==> flow/design.v <==
`timescale 1ns/1ns
module adder_1(input[11:0] a ,output[11:0] out);
	wire[11:0] b = 12'b000000000001;
	assign out = a + b;
endmodule
module adder(input[11:0] a , b , output[11:0] out);
	assign out = a + b ;
endmodule
`timescale 1ns/1ns
module alu(input[2:0] fun , input[7:0] a,b ,input cin , output logic[7:0] out , output logic zero,cout);
	always @(fun,a,b,cin)begin
    cout = 1'b0;
    case(fun)
      3'b000 : {cout,out} = a + b ;
      3'b001 : {cout,out} = a + b + cin;
      3'b010 : {cout,out} = a - b;
		  3'b011 : {cout,out} = a - b + cin;
		  3'b100 : out = a & b;
		  3'b101 : out = a | b;
		  3'b110 : out = a ^ b;
		  3'b111 : out = ~(a & b);
    endcase
	end
  assign zero = (out == 8'b0) ? 1 : 0;
endmodule
module controller(input[5:0] code,input ze,c,rst,output reg pop,push,memorywrite,memoryread,writeReg,selRR2,selALU2,selpc,ldz,ldc,selz,selc,output reg [1:0] selWD,selRet,output reg [2:0]ALUfn);
  always @(ze,c,code,rst)begin
    pop <= 1'b0;
    push <= 1'b0;
    memorywrite <= 1'b0;
    memoryread <= 1'b0;
    writeReg<= 1'b0;
    selRR2<= 1'b0;
    selALU2<= 1'b0;
    selRet<= 2'b00;
    selpc<= 1'b0;
    ldz<= 1'b0;
    ldc<= 1'b0;
    selz <= 1'b0;
    selc <= 1'b0;
    selWD<= 2'b00;
    ALUfn <= 3'b000;
    if (~rst)begin
    if (code[5:4] == 2'b00) begin
      ALUfn <= code[3:1];
      ldz <= 1'b1;
      ldc <= 1'b1;
      selALU2 <= 1'b1;
      writeReg <= 1'b1;
    end
    if (code [5:4] == 2'b01) begin
      ALUfn <= code[3:1];
      ldz <= 1'b1;
      ldc <= 1'b1;
      writeReg <= 1'b1;
    end
    if (code[5:3] == 3'b110) begin
      selz <= 1'b1;
      selc <= 1'b1;
      ldz <= 1'b1;
      ldc <= 1'b1;
      selWD <= 2'b10;
      writeReg <= 1'b1;
    end
    if (code[5:3] == 3'b100) begin
      selRR2 <= 1'b1;
      ALUfn <= 3'b000;
      if (code [2:1] == 2'b00) begin
        memoryread <= 1'b1;
        selWD<= 2'b01;
        writeReg <= 1'b1;
      end
      if (code [2:1] == 2'b01)begin
        memorywrite<= 1'b1;
      end
    end
    if (code[5:3] == 3'b101) begin
      case(code[2:1])
        2'b00 : selpc <= ze?1:0;
        2'b01 : selpc <= ze?0:1;
        2'b10 : selpc <= c?1:0;
        2'b11 : selpc <= c?0:1;
      endcase
    end
    if (code[5:2] == 4'b1110)begin
      selRet <= 2'b10;
      selpc <= 1'b1;
      if (code[1] == 1'b1)
        push <= 1'b1;
    end
    if (code[5:0] == 6'b111100) begin
      pop <= 1'b1;
      selRet <=2'b01;
    end
    end
  end
endmodule
`timescale 1ns / 1ns
module signExtender(extend, extended );
	input[7:0] extend;
	output[11:0] extended;
	assign extended[7:0] = extend[7:0];
	assign extended[11:8] = {4{extend[7]}};
endmodule
module ff(input in,ld,clk,rst,output logic out);
  always@(posedge clk,posedge rst) begin
    if(rst)
      out <= 1'b0;
    else if(ld)
      out <= in;
  end
endmodule
`timescale 1ns/1ns
module mux2_12(input[11:0] a , b ,input sel , output[11:0] out);
	assign out = (sel) ? b : a ;
endmodule
module mux2_8(input[7:0] a , b , input sel , output[7:0] out);
	assign out = (sel) ? b : a ;
endmodule
module mux2_3(input[2:0] a , b , input sel , output[2:0] out);
	assign out = (sel) ? b : a ;
endmodule
module mux2_1(input a , b , input sel , output out);
	assign out = (sel) ? b : a ;
endmodule
module mux3(input[7:0] a , b , c,input[1:0] sel,output[7:0] out);
  assign out = (sel == 2'b00)?a:(sel == 2'b01)? b:c;
endmodule
module mux3_12(input[11:0] a , b , c,input[1:0] sel,output[11:0] out);
  assign out = (sel == 2'b00)?a:(sel == 2'b01)? b:c;
endmodule
module pc(input[11:0] in,input clk,rst,output logic[11:0] pc);
  always@(posedge clk,posedge rst)begin
    if (rst)
      pc <= 12'b0;
    else
      pc <= in;
  end
endmodule
module registerFile(input[2:0] RR1,RR2,WR,input[7:0] WD,input W,clk,rst,output logic [7:0] RD1,RD2);
  logic[7:0][7:0] registers;
  assign RD1 = registers[RR1];
  assign RD2 = registers[RR2];
  always @(posedge clk,posedge rst)begin
    if (rst)
      registers <= '0;
    else if (W)
      registers[WR] <= WD;
  end
endmodule
`timescale 1ns/1ns
module shiftReg(input[7:0] Data,input[2:0]sc,input[1:0]fn,output logic[7:0] out,output logic c,z);
  logic [15:0] rotl, rotr;
  assign rotl = {Data, Data} << sc;
  assign rotr = {Data, Data} >> sc;
  always@(*)begin
    c = 1'b0;
    case (fn)
      2'b00 : begin
        out = Data << sc;
        if (sc != 3'd0) c = Data[3'd0 - sc];
      end
      2'b01 : begin
        out = Data >> sc;
        if (sc != 3'd0) c = Data[sc - 3'd1];
      end
      2'b10 : out = rotl[15:8];
      default : out = rotr[7:0];
    endcase
  end
  assign z = out?0:1;
endmodule
module stack(input[11:0] in,input push,pop,clk,rst,output logic[11:0] out);
  logic[7:0][11:0] memory;
  assign out = memory[0];
  always@(posedge clk,posedge rst)begin
    if (rst)
      memory <= '0;
    else begin
      if(pop)begin
        for (int i=1; i<8; i++)begin
          memory[i-1] <= memory[i];
        end
        memory[7] <= 12'b0;
      end
      else if (push)begin
        for (int i=0; i<7; i++)begin
          memory[7-i] <= memory[6-i];
        end
        memory[0] <= in;
      end
    end
  end
endmodule
module datapath(input pop,push,memorywrite,memoryread,writeReg,selRR2,selALU2,selpc,ldz,ldc,selz,selc,input [1:0] selWD,selRet,input  [2:0]ALUfn,input clk,rst, output ze,c,output [5:0] code,
                output [11:0] imem_addr, input [18:0] imem_data, output [7:0] dmem_addr, dmem_wdata, input [7:0] dmem_rdata);
  wire [11:0] pc_1 , ret;
  stack Stack(pc_1,push,pop,clk,rst,ret);
  wire[11:0] f_pc,next_pc;
  wire [18:0] ins;
  mux3_12 pc_ret(f_pc , ret , ins[11:0] , selRet ,next_pc);
  wire[11:0] pc;
  pc PC(next_pc ,clk,rst,pc);
  assign imem_addr = pc;
  assign ins = imem_data;
  wire [11:0]extended;
  signExtender Ex(ins[7:0], extended );
  adder_1 In(pc ,pc_1);
  wire[11:0] apc;
  adder Add(pc_1 , extended , apc);
  mux2_12 pc1_apc(pc_1 , apc , selpc , f_pc);
  wire [2:0] RR2;
  mux2_3 sel_RR2(ins[7:5] , ins[13:11] , selRR2, RR2);
  wire [7:0] Out,RD,ALUOut,WD;
  mux3 sel_WD( ALUOut,RD,Out, selWD,WD);
  wire[7:0] RD1,RD2;
  registerFile RF(ins[10:8],RR2,ins[13:11],WD,writeReg,clk,rst,RD1,RD2);
  wire[7:0] ALU2;
  mux2_8 sel_ALU2(ins[7:0] , RD2, selALU2,ALU2);
  wire zero,carry;
  alu Alu(ALUfn ,RD1,ALU2 ,c ,ALUOut ,zero,carry);
  wire shc,shz;
  shiftReg Shr(RD1,ins[7:5],ins[15:14],Out,shc,shz);
  wire ff1;
  mux2_1 sel_z(zero,shz,selz , ff1);
  ff ff_z(ff1,ldz,clk,rst,ze);
  wire ff2;
  mux2_1 sel_c(carry,shc,selc , ff2);
  ff ff_c(ff2,ldc,clk,rst,c);
  assign dmem_addr = ALUOut;
  assign dmem_wdata = RD2;
  assign RD = dmem_rdata;
  assign code = ins[18:13];
endmodule
`timescale 1ns/1ns
module CPU(input clk,rst,
           output [11:0] imem_addr, input [18:0] imem_data,
           output [7:0] dmem_addr, dmem_wdata, output dmem_we, dmem_re, input [7:0] dmem_rdata);
  wire pop,push,memorywrite,memoryread,writeReg,selRR2,selALU2,selpc,ldz,ldc,selz,selc;
  wire[1:0] selWD,selRet;
  wire[2:0] ALUfn;
  wire ze,c;
  wire[5:0] code;
  datapath dp(pop,push,memorywrite,memoryread,writeReg,selRR2,selALU2,selpc,ldz,ldc,selz,selc,selWD,selRet,ALUfn,clk,rst, ze,c,code,
              imem_addr, imem_data, dmem_addr, dmem_wdata, dmem_rdata);
  controller cl( code, ze,c,rst, pop,push,memorywrite,memoryread,writeReg,selRR2,selALU2,selpc,ldz,ldc,selz,selc,selWD,selRet,ALUfn);
  assign dmem_we = memorywrite;
  assign dmem_re = memoryread;
endmodule
* Reports on CPU
Tool output for the design above, in the order of the flow.
Lines are those of the file above, counted from 1.
Operators carry their Yosys type and port widths (W data, S select, Z words).
Library cell names are shortened.
A cell with - has no value.
- Top module :: CPU
- Clock port :: clk
- Cell library :: sky130hd
- Corner :: tt_025C_1v80

* Word level
Yosys after proc, flatten, opt, wreduce and memory -nomap, before mapping. Memory bits, and registers merged into a memory's read port (data or address), are not among the register bits. Print and check cells are not counted. Equal cells are merged and count once.
- $add $sub $neg :: 9
- Equal/unequal tests :: 18
- Shifts and indexed selects :: 10
- Mux-type cells :: 75
- Bitwise gates (word level) :: 7
- Reductions and logical operators :: 10
** Operator list (count)
- $mux W12 :: 19
- $shiftx A64 B7 Y8 :: 2
- $and A64 B64 Y64 :: 1
- $or A64 B64 Y64 :: 1
- $not A64 Y64 :: 1
- $shift A8 B33 Y64 :: 1
- $shift A8 B33 Y64 const A :: 1
- $pmux W8 S8 :: 1
- $mux W1 :: 36
- $neg A6 Y33 :: 1
- $pmux W8 S3 :: 1
- $mux W8 :: 3
- $eq A3 B3 Y1 const B :: 7
- $add A9 B1 Y9 :: 2
- $shl A16 B3 Y16 :: 1
- $shr A16 B3 Y8 :: 1
- $shiftx A8 B3 Y1 :: 2
- $mux W3 :: 5
- $mux W2 :: 7
- $add A12 B1 Y12 const B :: 1
- $add A12 B12 Y12 :: 1
- $add A8 B8 Y9 :: 1
- $sub A8 B8 Y9 :: 1
- $eq A2 B1 Y1 const B :: 4
- $logic_not A2 Y1 :: 4
- $shl A8 B3 Y8 :: 1
- $shr A8 B3 Y8 :: 1
- $and A8 B8 Y8 :: 1
Not listed: further kinds 19, cells in them 21.
- Flip-flop bits (word level) :: 174
- Output and inout bits :: 30

* Longest topological paths
Longest topological path by Yosys (ltp), each cell counted once; first at word level (registers and memories cut), then after technology mapping (sequential cells cut; the memories' decode and read muxes count).
- Word-level depth :: 12
- ABC_AREA :: 0
- Mapped depth :: 21

* After synthesis
Yosys stat after the flow's synthesis: flattened, memories mapped to cells. It holds for the ABC_AREA given above (unset counts as 0); a run with the other value may have another netlist.
** Cells by type
- dfrtp_1 :: count 174, total area 4.35E+03 um2
- mux4_2 :: count 48, total area 1.08E+03 um2
- mux2i_1 :: count 78, total area 780.749 um2
- nand2_1 :: count 173, total area 649.373 um2
- ha_1 :: count 50, total area 625.6 um2
- nor2_1 :: count 143, total area 536.765 um2
- o21ai_0 :: count 97, total area 485.466 um2
- o22ai_1 :: count 50, total area 312.8 um2
- clkbuf_1 :: count 59, total area 221.462 um2
- a21oi_1 :: count 44, total area 220.211 um2
- a22o_1 :: count 25, total area 218.96 um2
- inv_1 :: count 55, total area 206.448 um2
- xnor2_1 :: count 20, total area 175.168 um2
- o31ai_1 :: count 21, total area 157.651 um2
- nand3_1 :: count 27, total area 135.13 um2
- xor2_1 :: count 14, total area 122.618 um2
- o211ai_1 :: count 16, total area 120.115 um2
- nor3_1 :: count 23, total area 115.11 um2
Other cell types: 80; their cells: 287.
- Mapped cells :: 1404
- Cell area after synthesis :: 12866.1 um2
- Area of sequential cells :: 4354.2 um2
- Flip-flop cells :: 174
- Buffer cells :: 90
By module: a second synthesis without flattening, with its own total; a netlist apart from the flattened one above.
- Cell total of the unflattened synthesis :: 1331
- Area total of the unflattened synthesis :: 13309.0 um2
Each row is one instance without its submodules.
** Modules
- stack :: instances 1, cells 416, area 4486.8 um2, seq. area 2402.3 um2
- registerFile :: instances 1, cells 260, area 3644.7 um2, seq. area 1601.5 um2
- alu :: instances 1, cells 256, area 1759.2 um2, seq. area 0.0 um2
- shiftReg :: instances 1, cells 149, area 1183.6 um2, seq. area 0.0 um2
- adder :: instances 1, cells 59, area 503.0 um2, seq. area 0.0 um2
- pc :: instances 1, cells 13, area 304.0 um2, seq. area 300.3 um2
- mux3_12 :: instances 1, cells 39, area 249.0 um2, seq. area 0.0 um2
- controller :: instances 1, cells 33, area 205.2 um2, seq. area 0.0 um2
- adder_1 :: instances 1, cells 29, area 198.9 um2, seq. area 0.0 um2
- mux2_12 :: instances 1, cells 13, area 183.9 um2, seq. area 0.0 um2
- mux3 :: instances 1, cells 26, area 172.7 um2, seq. area 0.0 um2
- mux2_8 :: instances 1, cells 9, area 131.4 um2, seq. area 0.0 um2
- signExtender :: instances 1, cells 12, area 90.1 um2, seq. area 0.0 um2
- ff :: instances 2, cells 3, area 43.8 um2, seq. area 25.0 um2
Further modules, not shown: 4.

* Worst setup path after synthesis
OpenSTA on the mapped netlist: ideal clock, no wires. The path of least setup slack (recovery checks aside). Input and output delay are each 20% of the period. Register names are those of the netlist, which keeps one name where synthesis merged equal registers.
- Path type :: input to output
- Start :: input rst
- End :: output dmem_addr[6]
- Period :: 7.5 ns
- Arrival :: 6.807 ns
- Required time :: 6.000 ns
- Slack :: -0.807 ns
- Path delay :: 5.307 ns
- Driving pins on the path :: 9
- Synthesis period reached :: 8.307 ns
"path delay" = arrival - input delay + setup time.
At an output port there is no setup time.
"driving pins on the path" counts driving pins, that of a launching flip-flop among them; a cell with two outputs on the path counts twice.
"synthesis period reached" is the clock period less the worst setup slack; recovery checks do not enter. This is arithmetic on one report: input and output delays are still those of the set period (20% each).
Between the ends stands the longest chain of elaborated cells between them, by number of cells; it is not shown to be the way that was timed. Of several equally long chains one is given.
A line is the first line of the expression or statement that the cell stems from. Yosys adds cells for indexed reads and writes and turns some case tables into memories.
- Cell sequence :: clkbuf_1 > inv_1 > nand4b_1 > nor2_1 > and2_1 > a211oi_1 > a21oi_1 > o21ai_1 > inv_1
- Length of the longest elaborated chain :: 7
- Elaborated cells on any way between the ends :: 23
** Ends and longest elaborated chain, after synthesis
- start, declared :: RTL line 236 : module CPU(input clk,rst,
- $mux W1 :: RTL line 43 : if (~rst)begin
- $mux W3 :: RTL line 121 : assign out = (sel) ? b : a ;
- $shiftx A64 B7 Y8 :: RTL line 143 : assign RD2 = registers[RR2];
- $mux W8 :: RTL line 118 : assign out = (sel) ? b : a ;
- $sub A8 B8 Y9 :: RTL line 17 : 3'b011 : {cout,out} = a - b + cin;
- $add A9 B1 Y9 :: RTL line 17
- $pmux W8 S8 :: RTL line 13 : case(fun)
- end, declared :: RTL line 238 : output [7:0] dmem_addr, dmem_wdata, output dmem_we, dmem_re, input [7:0] dmem_rdata);

* Path in the finished layout
Path of least setup slack in the final report of run 1 (OpenROAD, finished layout, wires in). Where an end is a register, its clock arrival counts in the times.
- Path type :: input to output
- Start :: input imem_data[16]
- End :: output dmem_addr[7]
- Period :: 7.5 ns
- Arrival :: 5.81 ns
- Required time :: 6.00 ns
- Slack :: 0.19 ns
- Driving pins on the path :: 19
Between the ends stands the longest chain of elaborated cells between them, by number of cells; it is not shown to be the way that was timed. Of several equally long chains one is given.
- Cell sequence :: dlygate4sd2_1 > nor4b_4 > buf_6 > nor2_2 > a21oi_4 > buf_6 > buf_6 > mux4_2 > mux2i_1 > buf_4 > a21o_1 > ha_1 > or4_4 > a311o_1 > mux2_4 > a2111o_1 > o221ai_2 > inv_1 > buf_2
- Length of the longest elaborated chain :: 9
- Elaborated cells on any way between the ends :: 27
** Ends and longest elaborated chain, after layout
- start, declared :: RTL line 237 : output [11:0] imem_addr, input [18:0] imem_data,
- $eq A3 B3 Y1 :: RTL line 65 : if (code[5:3] == 3'b100) begin
- $mux W1 :: RTL line 65
- $mux W1 :: RTL line 43 : if (~rst)begin
- $mux W3 :: RTL line 121 : assign out = (sel) ? b : a ;
- $shiftx A64 B7 Y8 :: RTL line 143 : assign RD2 = registers[RR2];
- $mux W8 :: RTL line 118 : assign out = (sel) ? b : a ;
- $sub A8 B8 Y9 :: RTL line 17 : 3'b011 : {cout,out} = a - b + cin;
- $add A9 B1 Y9 :: RTL line 17
- $pmux W8 S8 :: RTL line 13 : case(fun)
- end, declared :: RTL line 238 : output [7:0] dmem_addr, dmem_wdata, output dmem_we, dmem_re, input [7:0] dmem_rdata);

==> runs of CPU <==
Settings and measured results of 3 stored flow runs for module CPU (sky130hd), not sorted in any way. The constraints put input and output delay at 20% of the set period each and load the outputs with 0.01 pF.
"reached clock period": clock period set for the run, less the worst setup slack. It is reckoned from that one timing run; input and output delays stay at 20% of the period that was set.
"power consumption" rests on the timing tool's default activity at the inputs, not on a simulated workload.

** Run 1
- Settings :: CORE_UTILIZATION=40; period_ns=7.5; CAP_MARGIN=20; CORE_MARGIN=2; SLEW_MARGIN=20
- Final utilization :: 49.5%
- Chip area in the Yosys report :: 12866.1 um2
- Overall die area :: 33615.4 um2
- Power consumption :: 5.157 mW
- Reached clock period :: 7.305 ns
- Worst hold slack after layout :: 0.487 ns
- Worst slack on setup checks :: 0.195 ns

** Run 2
- Settings :: CAP_MARGIN=35; CELL_PAD_IN_SITES_DETAIL_PLACEMENT=1; CORE_ASPECT_RATIO=0.53; CORE_MARGIN=5; CORE_UTILIZATION=23; CTS_CLUSTER_SIZE=72; GPL_ROUTABILITY_DRIVEN=0; HOLD_SLACK_MARGIN=0.03; MAX_ROUTING_LAYER=met4; MIN_ROUTING_LAYER=met1; period_ns=9.79; SLEW_MARGIN=20
- Final utilization :: 27.0%
- Chip area in the Yosys report :: 12866.1 um2
- Overall die area :: 61010.1 um2
- Power consumption :: 3.798 mW
- Reached clock period :: 9.710 ns
- Worst hold slack after layout :: 0.485 ns
- Worst slack on setup checks :: 0.080 ns

** Run 3
- Settings :: CORE_UTILIZATION=40; period_ns=4.38; CAP_MARGIN=20; CORE_MARGIN=2; SLEW_MARGIN=20
- Final utilization :: 56.0%
- Chip area in the Yosys report :: 12866.1 um2
- Overall die area :: 33615.4 um2
- Power consumption :: 9.863 mW
- Reached clock period :: 6.001 ns
- Worst hold slack after layout :: 0.494 ns
- Worst slack on setup checks :: -1.621 ns
